==> flow/design.v <==
module alu_v(wire_clock, wire_reset, enable_alu, m2, m3, m4, opCode, FR_in, FR_out, useCarry, flagToShifthAndRot, dec);
   input  wire         wire_clock;
   input  wire         wire_reset;
   input  wire         enable_alu;
   output reg  [15:0]  m2;
   input  wire [15:0]  m3;
   input  wire [15:0]  m4;
   input  wire [5:0]   opCode;
   input  wire [15:0]  FR_in;
   output reg  [15:0]  FR_out;
   input  wire         useCarry;
   input  wire [2:0]   flagToShifthAndRot;
   input  wire         dec;
   reg [15:0]  m2_next;
   reg [15:0]  FR_next;
   reg         m2_we;
   reg [31:0]  temp;
   reg [15:0]  m3c;
   wire        cin = useCarry & FR_out[11];
   always @* begin
      m2_next = m2;
      FR_next = FR_out;
      m2_we   = 1'b0;
      temp    = 32'h00000000;
      m3c     = 16'h0000;
      casez(opCode)
        6'b000110: begin
           FR_next = FR_in;
        end
        6'b100000: begin
           temp = {16'h0000, m3} + {16'h0000, m4} + {31'h0, cin};
           FR_next[11] = (temp > 32'h0000ffff);
           m2_next = temp[15:0];
           m2_we = 1'b1;
           FR_next[12] = (temp[15:0] == 16'h0000);
        end
        6'b100001: begin
           temp = {16'h0000, m3} - {16'h0000, m4} + {31'h0, cin};
           m3c = m3 + {15'h0000, cin};
           m2_we = 1'b1;
           if(m4 > m3c) begin
              FR_next[6] = 1'b1;
              m2_next = 16'h0000;
           end
           else begin
              FR_next[6] = 1'b0;
              m2_next = temp[15:0];
           end
           FR_next[12] = (temp[15:0] == 16'h0000);
        end
        6'b100010: begin
           temp = m3 * m4;
           m2_next = temp[15:0];
           m2_we = 1'b1;
           FR_next[10] = (temp > 32'h0000ffff);
           FR_next[12] = (temp[15:0] == 16'h0000);
        end
        6'b100011: begin
           m2_we = 1'b1;
           if(m4 == 16'h0000) begin
              FR_next[9] = 1'b1;
              m2_next = 16'h0000;
           end
           else begin
              FR_next[9] = 1'b0;
              m2_next = m3 / m4;
           end
           FR_next[12] = (m2_next == 16'h0000);
        end
        6'b100101: begin
           m2_we = 1'b1;
           if(m4 == 16'h0000) begin
              FR_next[9] = 1'b1;
              m2_next = 16'h0000;
           end
           else begin
              FR_next[9] = 1'b0;
              m2_next = m3 % m4;
           end
           FR_next[12] = (m2_next == 16'h0000);
        end
        6'b100100: begin
           m2_we = 1'b1;
           if(dec == 1'b0) begin
              m2_next = m3 + 16'h0001;
              FR_next[12] = 1'b0;
           end
           else begin
              m2_next = m3 - 16'h0001;
              FR_next[12] = (m2_next == 16'h0000);
           end
        end
        6'b010110: begin
           if(m3 == m4) FR_next[15:13] = 3'b001;
           if(m3 <  m4) FR_next[15:13] = 3'b010;
           if(m3 >  m4) FR_next[15:13] = 3'b100;
        end
        6'b010010: begin
           m2_next = m3 & m4;
           m2_we = 1'b1;
           if(m2_next == 16'h0000) FR_next[12] = 1'b1;
        end
        6'b010011: begin
           m2_next = m3 | m4;
           m2_we = 1'b1;
           if(m2_next == 16'h0000) FR_next[12] = 1'b1;
        end
        6'b010100: begin
           m2_next = m3 ^ m4;
           m2_we = 1'b1;
           if(m2_next == 16'h0000) FR_next[12] = 1'b1;
        end
        6'b010101: begin
           m2_next = ~m3;
           m2_we = 1'b1;
           if(m2_next == 16'h0000) FR_next[12] = 1'b1;
        end
        6'b010000: begin
           m2_we = 1'b1;
           casez(flagToShifthAndRot)
             3'b10?: m2_next = ((m3 << m4) & 16'hffff) | (m3 >> (16'h000f - m4));
             3'b11?: m2_next = ((m3 >> (16'h0010 - m4)) | (m3 << m4)) & 16'hffff;
             3'b00?: m2_next = m3 << m4;
             default: m2_next = m3 >> m4;
           endcase
        end
        default: begin
        end
      endcase
   end
   always @(posedge wire_clock) begin
      if(wire_reset) begin
         FR_out <= 16'h0000;
      end
      else if(enable_alu) begin
         FR_out <= FR_next;
         if(m2_we) m2 <= m2_next;
      end
   end
endmodule
module control_unit_v(wire_clock, wire_reset, bus_RAM_DATA_IN, bus_RAM_DATA_OUT, bus_RAM_ADDRESS, wire_RW, bus_keyboard, videoflag, bus_vga_pos, bus_vga_char, enable_alu, FR_in_at_control, FR_out_at_control, opcode, useCarry, flagToShifthAndRot, useDec, m2, m3, m4, data_debug, led);
   input  wire        wire_clock;
   input  wire        wire_reset;
   input  wire [15:0] bus_RAM_DATA_IN;
   output reg  [15:0] bus_RAM_DATA_OUT;
   output reg  [15:0] bus_RAM_ADDRESS;
   output reg         wire_RW;
   input  wire [7:0]  bus_keyboard;
   output reg         videoflag;
   output reg  [15:0] bus_vga_pos;
   output reg  [15:0] bus_vga_char;
   output reg         enable_alu;
   input  wire [15:0] FR_in_at_control;
   output reg  [15:0] FR_out_at_control;
   output reg  [5:0]  opcode;
   output reg         useCarry;
   output reg  [2:0]  flagToShifthAndRot;
   output reg         useDec;
   input  wire [15:0] m2;
   output reg  [15:0] m3;
   output reg  [15:0] m4;
   output wire [15:0] data_debug;
   output wire [15:0] led;
   reg [2:0]   stage;
   reg         processing_instruction;
   reg [15:0]  IR;
   reg [15:0]  PC;
   reg [15:0]  Rn [0:7];
   reg [15:0]  END;
   reg [15:0]  SP;
   assign led = 16'h0000;
   assign data_debug = 16'h0000;
   wire [2:0]  ra = IR[9:7];
   wire [2:0]  rb = IR[6:4];
   wire [2:0]  rc = IR[3:1];
   wire [15:0] FR = FR_in_at_control;
   reg cond;
   always @* begin
      case(IR[9:6])
        4'b0000: cond = 1'b1;
        4'b0001: cond = FR[13];
        4'b0010: cond = ~FR[13];
        4'b0011: cond = FR[12];
        4'b0100: cond = ~FR[12];
        4'b0101: cond = FR[11];
        4'b0110: cond = ~FR[11];
        4'b0111: cond = FR[15];
        4'b1000: cond = FR[14];
        4'b1001: cond = FR[15] | FR[13];
        4'b1010: cond = FR[14] | FR[13];
        4'b1011: cond = FR[10];
        4'b1100: cond = ~FR[10];
        4'b1101: cond = FR[6];
        4'b1110: cond = FR[9];
        default: cond = 1'b0;
      endcase
   end
   always @(posedge wire_clock) begin
      if(wire_reset) begin
         wire_RW <= 1'b0;
         PC <= 16'h0000;
         SP <= 16'h7ffc;
         videoflag <= 1'b0;
         enable_alu <= 1'b0;
         Rn[1] <= 16'h0121;
         Rn[3] <= 16'h0241;
         stage <= 3'd1;
         processing_instruction <= 1'b0;
      end
      else begin
         stage <= stage + 3'd1;
         enable_alu <= 1'b0;
         if(processing_instruction == 1'b0) begin
            case(stage)
              3'd1: begin
                 bus_RAM_ADDRESS <= PC;
              end
              3'd2: begin
                 processing_instruction <= 1'b1;
                 IR <= bus_RAM_DATA_IN;
                 PC <= PC + 16'h0001;
                 stage <= 3'd1;
              end
              default: ;
            endcase
         end
         else begin
            casez(IR)
              16'b110000??????????: begin
                 case(stage)
                   3'd1: bus_RAM_ADDRESS <= PC;
                   3'd2: END <= bus_RAM_DATA_IN;
                   3'd3: bus_RAM_ADDRESS <= END;
                   3'd4: begin
                      PC <= PC + 16'h0001;
                      Rn[ra] <= bus_RAM_DATA_IN;
                      processing_instruction <= 1'b0;
                      stage <= 3'd1;
                   end
                   default: ;
                 endcase
              end
              16'b110001??????????: begin
                 case(stage)
                   3'd1: bus_RAM_ADDRESS <= PC;
                   3'd2: END <= bus_RAM_DATA_IN;
                   3'd3: bus_RAM_ADDRESS <= END;
                   3'd4: begin
                      wire_RW <= 1'b1;
                      bus_RAM_DATA_OUT <= Rn[ra];
                   end
                   3'd5: begin
                      PC <= PC + 16'h0001;
                      wire_RW <= 1'b0;
                      processing_instruction <= 1'b0;
                      stage <= 3'd1;
                   end
                   default: ;
                 endcase
              end
              16'b111101??????????: begin
                 case(stage)
                   3'd1: bus_RAM_ADDRESS <= Rn[ra];
                   3'd2: begin
                      wire_RW <= 1'b1;
                      bus_RAM_DATA_OUT <= Rn[rb];
                   end
                   3'd3: begin
                      wire_RW <= 1'b0;
                      processing_instruction <= 1'b0;
                      stage <= 3'd1;
                   end
                   default: ;
                 endcase
              end
              16'b111100??????????: begin
                 case(stage)
                   3'd1: bus_RAM_ADDRESS <= Rn[rb];
                   3'd2: begin
                      Rn[ra] <= bus_RAM_DATA_IN;
                      processing_instruction <= 1'b0;
                      stage <= 3'd1;
                   end
                   default: ;
                 endcase
              end
              16'b111000??????????: begin
                 case(stage)
                   3'd1: bus_RAM_ADDRESS <= PC;
                   3'd2: begin
                      Rn[ra] <= bus_RAM_DATA_IN;
                      PC <= PC + 16'h0001;
                      processing_instruction <= 1'b0;
                      stage <= 3'd1;
                   end
                   default: ;
                 endcase
              end
              16'b110011??????????: begin
                 case(stage)
                   3'd1: begin
                      casez(IR[1:0])
                        2'b?0: Rn[ra] <= Rn[rb];
                        2'b01: Rn[ra] <= SP;
                        2'b11: SP <= Rn[ra];
                      endcase
                   end
                   3'd2: begin
                      processing_instruction <= 1'b0;
                      stage <= 3'd1;
                   end
                   default: ;
                 endcase
              end
              16'b110010??????????: begin
                 case(stage)
                   3'd1: begin
                      bus_vga_pos <= Rn[rb];
                      bus_vga_char <= Rn[ra];
                   end
                   3'd2: begin
                      if(bus_vga_char[11:8] == 4'h0)
                        bus_vga_char <= Rn[ra] + 16'h0f00;
                      else if(bus_vga_char[11:8] == 4'hf)
                        bus_vga_char <= Rn[ra] - 16'h0f00;
                   end
                   3'd3: videoflag <= 1'b1;
                   3'd4: videoflag <= 1'b0;
                   3'd5: begin
                      processing_instruction <= 1'b0;
                      stage <= 3'd1;
                   end
                   default: ;
                 endcase
              end
              16'b110101??????????: begin
                 case(stage)
                   3'd1: Rn[ra] <= {8'h00, bus_keyboard};
                   3'd2: begin
                      processing_instruction <= 1'b0;
                      stage <= 3'd1;
                   end
                   default: ;
                 endcase
              end
              16'b000101??????????: begin
                 case(stage)
                   3'd1: bus_RAM_ADDRESS <= SP;
                   3'd2: begin
                      wire_RW <= 1'b1;
                      if(IR[6] == 1'b0)
                        bus_RAM_DATA_OUT <= Rn[ra];
                      else
                        bus_RAM_DATA_OUT <= FR;
                   end
                   3'd3: begin
                      wire_RW <= 1'b0;
                      processing_instruction <= 1'b0;
                      stage <= 3'd1;
                      SP <= SP - 16'h0001;
                   end
                   default: ;
                 endcase
              end
              16'b000110??????????: begin
                 case(stage)
                   3'd1: SP <= SP + 16'h0001;
                   3'd2: bus_RAM_ADDRESS <= SP;
                   3'd3: begin
                      if(IR[6] == 1'b0) begin
                         Rn[ra] <= bus_RAM_DATA_IN;
                      end
                      else begin
                         FR_out_at_control <= bus_RAM_DATA_IN;
                         opcode <= IR[15:10];
                         enable_alu <= 1'b1;
                      end
                   end
                   3'd6: begin
                      processing_instruction <= 1'b0;
                      stage <= 3'd1;
                   end
                   default: ;
                 endcase
              end
              16'b000100??????????: begin
                 case(stage)
                   3'd1: SP <= SP + 16'h0001;
                   3'd2: bus_RAM_ADDRESS <= SP;
                   3'd3: PC <= bus_RAM_DATA_IN;
                   3'd4: begin
                      PC <= PC + 16'h0001;
                      processing_instruction <= 1'b0;
                      stage <= 3'd1;
                   end
                   default: ;
                 endcase
              end
              16'b100000??????????, 16'b100001??????????, 16'b100010??????????,
              16'b100011??????????, 16'b100101??????????, 16'b010010??????????,
              16'b010011??????????, 16'b010100??????????, 16'b010101??????????,
              16'b100100??????????, 16'b010110??????????, 16'b010000??????????: begin
                 case(stage)
                   3'd1: begin
                      opcode <= IR[15:10];
                      enable_alu <= 1'b1;
                      casez(IR[15:10])
                        6'b100100: begin
                           m3 <= Rn[ra];
                           useDec <= IR[6];
                        end
                        6'b010110: begin
                           m3 <= Rn[ra];
                           m4 <= Rn[rb];
                        end
                        6'b010101: begin
                           m3 <= Rn[rb];
                        end
                        6'b010000: begin
                           m3 <= Rn[ra];
                           m4 <= {12'h000, IR[3:0]};
                           flagToShifthAndRot <= IR[6:4];
                        end
                        6'b10000?: begin
                           m3 <= Rn[rb];
                           m4 <= Rn[rc];
                           useCarry <= IR[0];
                        end
                        default: begin
                           m3 <= Rn[rb];
                           m4 <= Rn[rc];
                        end
                      endcase
                   end
                   3'd6: begin
                      if(IR[15:10] == 6'b010110)
                        bus_vga_char <= FR;
                      else
                        Rn[ra] <= m2;
                      if(IR[15:10] == 6'b010100)
                        bus_vga_char <= m2;
                      processing_instruction <= 1'b0;
                      stage <= 3'd1;
                   end
                   default: ;
                 endcase
              end
              16'b000010??????????: begin
                 case(stage)
                   3'd1: bus_RAM_ADDRESS <= PC;
                   3'd2: if(cond) PC <= bus_RAM_DATA_IN - 16'h0001;
                   3'd3: PC <= PC + 16'h0001;
                   3'd4: begin
                      processing_instruction <= 1'b0;
                      stage <= 3'd1;
                   end
                   default: ;
                 endcase
              end
              16'b000011??????????: begin
                 case(stage)
                   3'd1: bus_RAM_ADDRESS <= SP;
                   3'd2: begin
                      wire_RW <= 1'b1;
                      bus_RAM_DATA_OUT <= PC;
                   end
                   3'd3: wire_RW <= 1'b0;
                   3'd4: bus_RAM_ADDRESS <= PC;
                   3'd5: begin
                      if(cond) begin
                         PC <= bus_RAM_DATA_IN - 16'h0001;
                         SP <= SP - 16'h0001;
                      end
                   end
                   3'd6: PC <= PC + 16'h0001;
                   3'd7: begin
                      processing_instruction <= 1'b0;
                      stage <= 3'd1;
                   end
                   default: ;
                 endcase
              end
              default: begin
                 wire_RW <= 1'b0;
                 processing_instruction <= 1'b0;
                 stage <= 3'd1;
              end
            endcase
         end
      end
   end
endmodule
module  cpu_v(wire_clock, wire_reset, bus_RAM_DATA_IN,bus_RAM_DATA_OUT,bus_RAM_ADDRESS,wire_RW, bus_keyboard, videoflag, bus_vga_pos, bus_vga_char,data_debug, led);
   input wire         wire_clock;
   input wire         wire_reset;
   input wire [15:0]  bus_RAM_DATA_IN;
   output wire [15:0]  bus_RAM_DATA_OUT;
   output wire [15:0]  bus_RAM_ADDRESS;
   output wire         wire_RW;
   input  wire [7:0]  bus_keyboard;
   output wire         videoflag;
   output wire [15:0]  bus_vga_pos;
   output wire [15:0]  bus_vga_char;
   output wire [15:0]  data_debug;
   output wire [15:0]  led;
   wire [15:0]         m2;
   wire [15:0]         m3;
   wire [15:0]         m4;
   wire                enable_alu;
   wire [5:0]          opCode;
   wire                useCarry;
   wire                useDec;
   wire [15:0]         FR_in_at_control;
   wire [15:0]         FR_out_at_control;
   wire [2:0]          flagToShifthAndRot;
   alu_v alu_v_dut(wire_clock,wire_reset,enable_alu,m2,m3,m4,opCode,FR_out_at_control,FR_in_at_control,useCarry,flagToShifthAndRot,useDec);
   control_unit_v control_v_dut(wire_clock, wire_reset, bus_RAM_DATA_IN,bus_RAM_DATA_OUT,bus_RAM_ADDRESS,wire_RW, bus_keyboard, videoflag, bus_vga_pos, bus_vga_char,enable_alu,FR_in_at_control,FR_out_at_control,opCode,useCarry,flagToShifthAndRot,useDec,m2,m3,m4,data_debug, led);
endmodule
Ticket comment

[From RTL to reports: cpu_v]
Module cpu_v before and after one edit of its RTL, step after step.
"before" refers to lines of the RTL above, "after" to lines of the edited file.
"change": "after" minus "before" as printed here. "relative change": 100 x difference / "before".
The mark n/a stands for no value.
Inputs
  top module: cpu_v
  clock: wire_clock
  library: sky130hd
  corner: tt_025C_1v80

[Edit of the RTL]
The edit as a unified diff against the file above.
This change comes from a script, not from a designer. The edited design behaves differently; no optimisation was intended.
begin of diff
@@ -12,5 +12,5 @@
    input  wire [2:0]   flagToShifthAndRot;
    input  wire         dec;
-   reg [15:0]  m2_next;
+   reg [19:0]  m2_next;
    reg [15:0]  FR_next;
    reg         m2_we;
end of diff

[Elaborated design]
Source: Yosys, flattened and elaborated, memories not mapped. Widths are those after wreduce. Print and check cells do not count.
Memory sizes are those after Yosys's memory passes, which may raise the word count (mostly to a power of two), join words into wider ones and drop unused or constant bits.
Bit counts
  elaborated cells: before 435, after 435, change 0, relative change 0.00%
  word width x clocked read ports: before 48, after 48, change 0, relative change 0.00%
  memories: before 1, after 1, change 0, relative change 0.00%
  register bits: before 226, after 226, change 0, relative change 0.00%
  bits in writable memories: before 128, after 128, change 0, relative change 0.00%
Memories
  shape (words x width / read and write ports): before control_v_dut.Rn 8 x 16 bit 3R2W, after control_v_dut.Rn 8 x 16 bit 3R2W
Cells by class
  magnitude comparators: before 5, after 5, change 0, relative change 0.00%
  bitwise operators: before 25, after 25, change 0, relative change 0.00%
  multipliers: before 1, after 1, change 0, relative change 0.00%
  reductions and logical operators: before 71, after 71, change 0, relative change 0.00%
  shift-type cells: before 4, after 4, change 0, relative change 0.00%
  add/subtract/negate cells: before 16, after 16, change 0, relative change 0.00%
  mux-type cells: before 178, after 178, change 0, relative change 0.00%
  div/mod/pow operators: before 2, after 2, change 0, relative change 0.00%
  equality and inequality tests: before 104, after 104, change 0, relative change 0.00%
Operators by type and width
  16-bit zero test: before 11, after 4, change -7, relative change -63.64%
  20-bit zero test: before 0, after 7, change +7
  16-bit two-way mux: before 78, after 74, change -4, relative change -5.13%
  20-bit two-way mux: before 0, after 4, change +4
  16-bit by 1-bit subtractor with 16-bit output (second input constant): before 3, after 2, change -1, relative change -33.33%
  16-bit by 16-bit divider with 16-bit output: before 1, after 0, change -1, relative change -100.00%
  16-bit by 16-bit modulo with 16-bit output: before 1, after 0, change -1, relative change -100.00%
  16-bit inverter: before 1, after 0, change -1, relative change -100.00%
  16-bit by 16-bit divider with 20-bit output: before 0, after 1, change +1
  16-bit by 16-bit modulo with 20-bit output: before 0, after 1, change +1
  16-bit inverter with 20-bit output: before 0, after 1, change +1
  16-bit by 1-bit subtractor with 17-bit output (second input constant): before 0, after 1, change +1
  1-bit two-way mux: before 52, after 52, change 0, relative change 0.00%
  6-bit == test (second input constant): before 20, after 20, change 0, relative change 0.00%
  2-bit by 1-bit != test with 1-bit output (second input constant): before 16, after 16, change 0, relative change 0.00%
  3-bit two-way mux: before 14, after 14, change 0, relative change 0.00%
  6-bit by 5-bit == test with 1-bit output (second input constant): before 12, after 12, change 0, relative change 0.00%
  1-bit case mux with 2-bit select: before 10, after 10, change 0, relative change 0.00%
  2-bit OR reduction: before 10, after 10, change 0, relative change 0.00%
  1-bit inverter: before 9, after 9, change 0, relative change 0.00%
  1-bit bitwise OR: before 9, after 9, change 0, relative change 0.00%
  2-bit nonzero test: before 9, after 9, change 0, relative change 0.00%
  4-bit == test (second input constant): before 8, after 8, change 0, relative change 0.00%
  16-bit case mux with 2-bit select: before 7, after 7, change 0, relative change 0.00%
  3-bit != test (second input constant): before 6, after 6, change 0, relative change 0.00%
  4-bit != test (second input constant): before 5, after 5, change 0, relative change 0.00%
  2-bit AND reduction: before 5, after 5, change 0, relative change 0.00%
  4-bit AND reduction: before 5, after 5, change 0, relative change 0.00%
Not every row of either side is listed.

[Logic depth]
Depth = most cells in a row (Yosys ltp): at word level without a register or memory, in the mapped netlist without a sequential cell, where the memories' decode and read muxes count.
Depth
  depth after elaboration: before 14, after 14, change 0, relative change 0.00%
  ABC_AREA: before 0, after 0
  gate-level depth with buffers: before 137, after 197, change +60, relative change +43.80%
  depth with buffers taken out: before 122, after 178, change +56, relative change +45.90%

[Mapped cells and area]
The flow's flattened synthesis, as Yosys stat reports it; memories are mapped. The netlist is that of the ABC_AREA named above (0 if unset); the other value can give another one.
Synthesis totals
  buffers: before 338, after 340, change +2, relative change +0.59%
  flip-flops: before 362, after 362, change 0, relative change 0.00%
  cell count: before 5090, after 5433, change +343, relative change +6.74%
  synthesis area (um^2): before 43907.1, after 46383.2, change +2476.1, relative change +5.64%
Cell types
  sky130_fd_sc_hd__a21oi_1: before 325, after 449, change +124, relative change +38.15%
  sky130_fd_sc_hd__ha_1: before 360, after 423, change +63, relative change +17.50%
  sky130_fd_sc_hd__nor3_1: before 153, after 96, change -57, relative change -37.25%
  sky130_fd_sc_hd__nor2_1: before 524, after 573, change +49, relative change +9.35%
  sky130_fd_sc_hd__o21ai_0: before 208, after 251, change +43, relative change +20.67%
  sky130_fd_sc_hd__xnor2_1: before 137, after 174, change +37, relative change +27.01%
  sky130_fd_sc_hd__a222oi_1: before 36, after 3, change -33, relative change -91.67%
  sky130_fd_sc_hd__o211ai_1: before 73, after 48, change -25, relative change -34.25%
  sky130_fd_sc_hd__nand3_1: before 106, after 86, change -20, relative change -18.87%
  sky130_fd_sc_hd__mux2_2: before 47, after 67, change +20, relative change +42.55%
  sky130_fd_sc_hd__o21bai_1: before 16, after 36, change +20, relative change +125.00%
  sky130_fd_sc_hd__xor2_1: before 72, after 90, change +18, relative change +25.00%
  sky130_fd_sc_hd__nand2b_1: before 32, after 50, change +18, relative change +56.25%
  sky130_fd_sc_hd__inv_1: before 373, after 390, change +17, relative change +4.56%
  sky130_fd_sc_hd__a221oi_1: before 28, after 45, change +17, relative change +60.71%
  sky130_fd_sc_hd__a21boi_0: before 16, after 32, change +16, relative change +100.00%
  sky130_fd_sc_hd__a211oi_1: before 59, after 74, change +15, relative change +25.42%
  sky130_fd_sc_hd__a22o_1: before 15, after 2, change -13, relative change -86.67%
Not every row of either side is listed.
The figures by module come from a second, unflattened synthesis with its own total; it is not the netlist above.
Unflattened totals
  cells (unflattened synthesis): before 5037, after 5380, change +343, relative change +6.81%
  area (unflattened synthesis) (um^2): before 44088.5, after 46697.3, change +2608.8, relative change +5.92%
Each row is one instance without its submodules.
Modules, before
  alu_v: area 23933.0 um^2, times used 1, cells 3240
  control_unit_v: area 20155.6 um^2, times used 1, cells 1797
  cpu_v: area 0.0 um^2, times used 1, cells 0
Modules, after
  alu_v: area 26402.8 um^2, times used 1, cells 3527
  control_unit_v: area 20294.5 um^2, times used 1, cells 1853
  cpu_v: area 0.0 um^2, times used 1, cells 0

[Worst setup path after synthesis]
Source: OpenSTA report_checks on the synthesized netlist (no wires, ideal clock, input and output delay 20% of the period each), path of least setup slack; recovery checks are left aside. Register names are those of the netlist, which keeps one name where synthesis merged equal registers.
Timing path after synthesis
  kind: before register to register, after register to register
  start point: before register control_v_dut.m4[0], after register control_v_dut.m4[1]
  end point: before register alu_v_dut.FR_out[12], after register alu_v_dut.m2[12]
  library setup time (ns): before 0.073, after 0.270, change +0.197
  period (ns): before 32.0, after 32.0, change 0.0, relative change 0.00%
  delay of the path (ns): before 27.426, after 39.243, change +11.817, relative change +43.09%
  stages: before 120, after 183, change +63, relative change +52.50%
  setup slack (ns): before 4.574, after -7.243, change -11.817
  required time (ns): before 31.927, after 31.730, change -0.197, relative change -0.62%
  arrival time (ns): before 27.353, after 38.973, change +11.620, relative change +42.48%
  synthesis period reached (ns): before 27.426, after 39.243, change +11.817, relative change +43.09%
"delay of the path" = arrival - input delay + setup time.
"stages": output pins that drive a net of the path, with the launching flip-flop's if there is one; two outputs of one cell count as two.
"synthesis period reached" is the clock period less the worst setup slack; recovery checks do not enter. This is arithmetic on one report: input and output delays are still those of the set period (20% each).
Between the ends stands the longest chain of elaborated cells between them, by number of cells; it is not shown to be the way that was timed. Of several equally long chains one is given.
Each line given opens the expression or statement behind the cell; cells for indexed reads and writes are added by Yosys, which also makes memories of some case tables.
A register here has more assigning lines than the two given.
On the way, after synthesis, before
  cells stage by stage: sky130_fd_sc_hd__edfxtp_1 > sky130_fd_sc_hd__clkbuf_1 > sky130_fd_sc_hd__inv_2 > sky130_fd_sc_hd__buf_1 > sky130_fd_sc_hd__ha_1 > sky130_fd_sc_hd__nor4b_1 > sky130_fd_sc_hd__nand4_1 > sky130_fd_sc_hd__nor2_1 > sky130_fd_sc_hd__nor2_1 > sky130_fd_sc_hd__ha_1 > sky130_fd_sc_hd__o21a_1 > sky130_fd_sc_hd__nor2_1 > sky130_fd_sc_hd__or4_1 > sky130_fd_sc_hd__nand2_1 > sky130_fd_sc_hd__ha_1 > sky130_fd_sc_hd__nand4_1 > sky130_fd_sc_hd__o32ai_4 > sky130_fd_sc_hd__nand2_2 > (+84 left out) > sky130_fd_sc_hd__o2111a_1 > sky130_fd_sc_hd__a311o_1 > sky130_fd_sc_hd__a31o_2 > sky130_fd_sc_hd__clkbuf_1 > sky130_fd_sc_hd__clkbuf_1 > sky130_fd_sc_hd__nor2_1 > sky130_fd_sc_hd__nor2_1 > sky130_fd_sc_hd__ha_1 > sky130_fd_sc_hd__and3_1 > sky130_fd_sc_hd__and3_1 > sky130_fd_sc_hd__a211o_1 > sky130_fd_sc_hd__o22ai_1 > sky130_fd_sc_hd__nor2_1 > sky130_fd_sc_hd__a222oi_1 > sky130_fd_sc_hd__nand4_1 > sky130_fd_sc_hd__nor4_2 > sky130_fd_sc_hd__nand4b_1 > sky130_fd_sc_hd__o211ai_2
  cells in the longest elaborated chain: 5
  elaborated cells on any way between the ends: 31
  classes of those cells: 4 x add/sub; 1 x mul; 2 x div; 3 x eq/ne; 8 x mux; 3 x logic; 10 x reduce/logical
RTL lines, path after synthesis, before
  from (decl): RTL line 161  | output reg  [15:0] m4;
  from (assign): RTL line 414  | m4 <= Rn[rb];
  from (assign): RTL line 421  | m4 <= {12'h000, IR[3:0]};
  16-bit by 16-bit modulo with 16-bit output: RTL line 78  | m2_next = m3 % m4;
  16-bit two-way mux: RTL line 72  | if(m4 == 16'h0000) begin
  16-bit two-way mux: RTL line 26  | casez(opCode)
  16-bit zero test: RTL line 80  | FR_next[12] = (m2_next == 16'h0000);
  1-bit case mux with 11-bit select: RTL line 26
  to (assign): RTL line 133  | FR_out <= 16'h0000;
  to (assign): RTL line 136  | FR_out <= FR_next;
  to (decl): RTL line 10  | output reg  [15:0]  FR_out;
On the way, after synthesis, after
  cells stage by stage: sky130_fd_sc_hd__edfxtp_1 > sky130_fd_sc_hd__inv_1 > sky130_fd_sc_hd__clkbuf_1 > sky130_fd_sc_hd__buf_1 > sky130_fd_sc_hd__ha_1 > sky130_fd_sc_hd__nand2_1 > sky130_fd_sc_hd__nor3_1 > sky130_fd_sc_hd__ha_1 > sky130_fd_sc_hd__o21a_1 > sky130_fd_sc_hd__o21ai_0 > sky130_fd_sc_hd__nor4_1 > sky130_fd_sc_hd__a21oi_1 > sky130_fd_sc_hd__inv_1 > sky130_fd_sc_hd__ha_1 > sky130_fd_sc_hd__and4b_1 > sky130_fd_sc_hd__nand4_1 > sky130_fd_sc_hd__o32ai_1 > sky130_fd_sc_hd__mux2i_1 > (+147 left out) > sky130_fd_sc_hd__o21ai_0 > sky130_fd_sc_hd__a21boi_0 > sky130_fd_sc_hd__o21ai_0 > sky130_fd_sc_hd__a21boi_0 > sky130_fd_sc_hd__o21ai_0 > sky130_fd_sc_hd__nand2b_1 > sky130_fd_sc_hd__a21o_1 > sky130_fd_sc_hd__a21o_1 > sky130_fd_sc_hd__a31oi_1 > sky130_fd_sc_hd__o21ai_0 > sky130_fd_sc_hd__a31oi_1 > sky130_fd_sc_hd__nand2b_1 > sky130_fd_sc_hd__nor3_4 > sky130_fd_sc_hd__nand2_4 > sky130_fd_sc_hd__buf_6 > sky130_fd_sc_hd__mux2_4 > sky130_fd_sc_hd__a21oi_1 > sky130_fd_sc_hd__a21oi_1
  elaborated cells on any way between the ends: 24
  classes of those cells: 6 x add/sub; 1 x mul; 2 x div; 1 x compare; 4 x shift; 7 x mux; 2 x logic; 1 x reduce/logical
RTL lines, path after synthesis, after
  from (decl): RTL line 161  | output reg  [15:0] m4;
  from (assign): RTL line 414  | m4 <= Rn[rb];
  from (assign): RTL line 421  | m4 <= {12'h000, IR[3:0]};
  to (assign): RTL line 137  | if(m2_we) m2 <= m2_next;
  to (decl): RTL line 5  | output reg  [15:0]  m2;
after: Chain of elaborated cells between the ends: none given.

[Timing after layout]
Path of least setup slack in the final report of the runs of set A (OpenROAD, finished layout, wires in). Where an end is a register, its clock arrival counts in the times.
Timing path post-layout
  kind: before register to register, after register to register
  start point: before register control_v_dut.m3[6], after register control_v_dut.m4[7]
  end point: before register alu_v_dut.m2[5], after register alu_v_dut.m2[3]
  arrival time (ns): before 30.78, after 33.96, change +3.18, relative change +10.33%
  period (ns): before 32.0, after 32.0, change 0.0, relative change 0.00%
  required time (ns): before 32.42, after 32.40, change -0.02, relative change -0.06%
  setup slack (ns): before 1.63, after -1.56, change -3.19
  library setup time (ns): before 0.18, after 0.16, change -0.02
  stages: before 107, after 171, change +64, relative change +59.81%
A register here has more assigning lines than the two given.
On the way, post-layout, before
  cells stage by stage: sky130_fd_sc_hd__edfxtp_1 > sky130_fd_sc_hd__nor4_2 > sky130_fd_sc_hd__nand4_2 > sky130_fd_sc_hd__nor2_1 > sky130_fd_sc_hd__nor2_1 > sky130_fd_sc_hd__ha_1 > sky130_fd_sc_hd__o21a_1 > sky130_fd_sc_hd__nor2_1 > sky130_fd_sc_hd__o31ai_1 > sky130_fd_sc_hd__nand2_1 > sky130_fd_sc_hd__ha_1 > sky130_fd_sc_hd__nand4_1 > sky130_fd_sc_hd__o32ai_4 > sky130_fd_sc_hd__nand2_2 > sky130_fd_sc_hd__nand2_1 > sky130_fd_sc_hd__nand2_1 > sky130_fd_sc_hd__ha_1 > sky130_fd_sc_hd__or3_1 > (+71 left out) > sky130_fd_sc_hd__nor2_1 > sky130_fd_sc_hd__a221o_1 > sky130_fd_sc_hd__ha_1 > sky130_fd_sc_hd__a21oi_1 > sky130_fd_sc_hd__nand3_1 > sky130_fd_sc_hd__o2111a_1 > sky130_fd_sc_hd__a311o_1 > sky130_fd_sc_hd__a31o_4 > sky130_fd_sc_hd__o21a_1 > sky130_fd_sc_hd__a31oi_1 > sky130_fd_sc_hd__ha_1 > sky130_fd_sc_hd__and3_1 > sky130_fd_sc_hd__a211o_1 > sky130_fd_sc_hd__o22a_2 > sky130_fd_sc_hd__nor3_1 > sky130_fd_sc_hd__o2bb2ai_1 > sky130_fd_sc_hd__a221oi_1 > sky130_fd_sc_hd__a21oi_1
RTL lines, path post-layout, before
  from (decl): RTL line 160  | output reg  [15:0] m3;
  from (assign): RTL line 409  | m3 <= Rn[ra];
  from (assign): RTL line 413  | m3 <= Rn[ra];
  to (assign): RTL line 137  | if(m2_we) m2 <= m2_next;
  to (decl): RTL line 5  | output reg  [15:0]  m2;
before: Chain of elaborated cells between the ends: none given.
On the way, post-layout, after
  cells stage by stage: sky130_fd_sc_hd__edfxtp_1 > sky130_fd_sc_hd__nor4_4 > sky130_fd_sc_hd__nand4_4 > sky130_fd_sc_hd__nor3_4 > sky130_fd_sc_hd__ha_1 > sky130_fd_sc_hd__o21a_1 > sky130_fd_sc_hd__o21ai_2 > sky130_fd_sc_hd__nor4_1 > sky130_fd_sc_hd__a21oi_1 > sky130_fd_sc_hd__inv_1 > sky130_fd_sc_hd__ha_4 > sky130_fd_sc_hd__and4b_1 > sky130_fd_sc_hd__nand4_1 > sky130_fd_sc_hd__o32ai_2 > sky130_fd_sc_hd__mux2i_1 > sky130_fd_sc_hd__inv_1 > sky130_fd_sc_hd__ha_4 > sky130_fd_sc_hd__o21a_1 > (+135 left out) > sky130_fd_sc_hd__o21ai_2 > sky130_fd_sc_hd__a21boi_2 > sky130_fd_sc_hd__o21ai_2 > sky130_fd_sc_hd__a21boi_2 > sky130_fd_sc_hd__o21ai_1 > sky130_fd_sc_hd__nand2b_1 > sky130_fd_sc_hd__a21o_1 > sky130_fd_sc_hd__a21o_1 > sky130_fd_sc_hd__a31oi_4 > sky130_fd_sc_hd__o21ai_2 > sky130_fd_sc_hd__a31oi_2 > sky130_fd_sc_hd__nand2b_1 > sky130_fd_sc_hd__nor3_4 > sky130_fd_sc_hd__nand2_4 > sky130_fd_sc_hd__buf_6 > sky130_fd_sc_hd__mux2i_2 > sky130_fd_sc_hd__or3_4 > sky130_fd_sc_hd__a41oi_2
  elaborated cells on any way between the ends: 19
  classes of those cells: 2 x add/sub; 2 x div; 1 x compare; 4 x shift; 7 x mux; 2 x logic; 1 x reduce/logical
RTL lines, path post-layout, after
  from (decl): RTL line 161  | output reg  [15:0] m4;
  from (assign): RTL line 414  | m4 <= Rn[rb];
  from (assign): RTL line 421  | m4 <= {12'h000, IR[3:0]};
  to (assign): RTL line 137  | if(m2_we) m2 <= m2_next;
  to (decl): RTL line 5  | output reg  [15:0]  m2;
after: Chain of elaborated cells between the ends: none given.

[Layout results]
Runs of the flow (Yosys, OpenROAD) on both versions; the two runs of a pair have the same settings. The constraints put input and output delay at 20% of the set period each and load the outputs with 0.01 pF.
Settings, set A
  CORE_UTILIZATION: 40
  period_ns: 32.0
  CAP_MARGIN: 20
  CORE_MARGIN: 2
  SLEW_MARGIN: 20
Results, set A
  final worst hold slack (ns): before 0.483, after 0.486, change +0.003
  total negative slack on setup checks (ns): before 0.000, after -25.121, change -25.121
  die outline area (um^2): before 112433.0, after 118697.0, change +6264.0, relative change +5.57%
  worst setup slack after layout (ns): before 1.634, after -1.556, change -3.190
  cell area after synthesis (um^2): before 43907.1, after 46383.2, change +2476.1, relative change +5.64%
  final utilization: before 0.441, after 0.513, change +0.072
Settings, set B
  CAP_MARGIN: 0
  CORE_ASPECT_RATIO: 0.61
  CORE_UTILIZATION: 39
  GPL_TIMING_DRIVEN: 0
  HOLD_SLACK_MARGIN: -0.07
  MAX_ROUTING_LAYER: met5
  MIN_ROUTING_LAYER: met1
  SETUP_SLACK_MARGIN: 5.0
  period_ns: 31.6
  CORE_MARGIN: 2
  SLEW_MARGIN: 20
Results, set B
  final worst hold slack (ns): before 0.472, after 0.455, change -0.017
  total negative slack on setup checks (ns): before 0.000, after -88.172, change -88.172
  die outline area (um^2): before 115365.0, after 121790.0, change +6425.0, relative change +5.57%
  worst setup slack after layout (ns): before 5.064, after -5.236, change -10.300
  cell area after synthesis (um^2): before 43907.1, after 46383.2, change +2476.1, relative change +5.64%
  final utilization: before 0.475, after 0.49, change +0.015
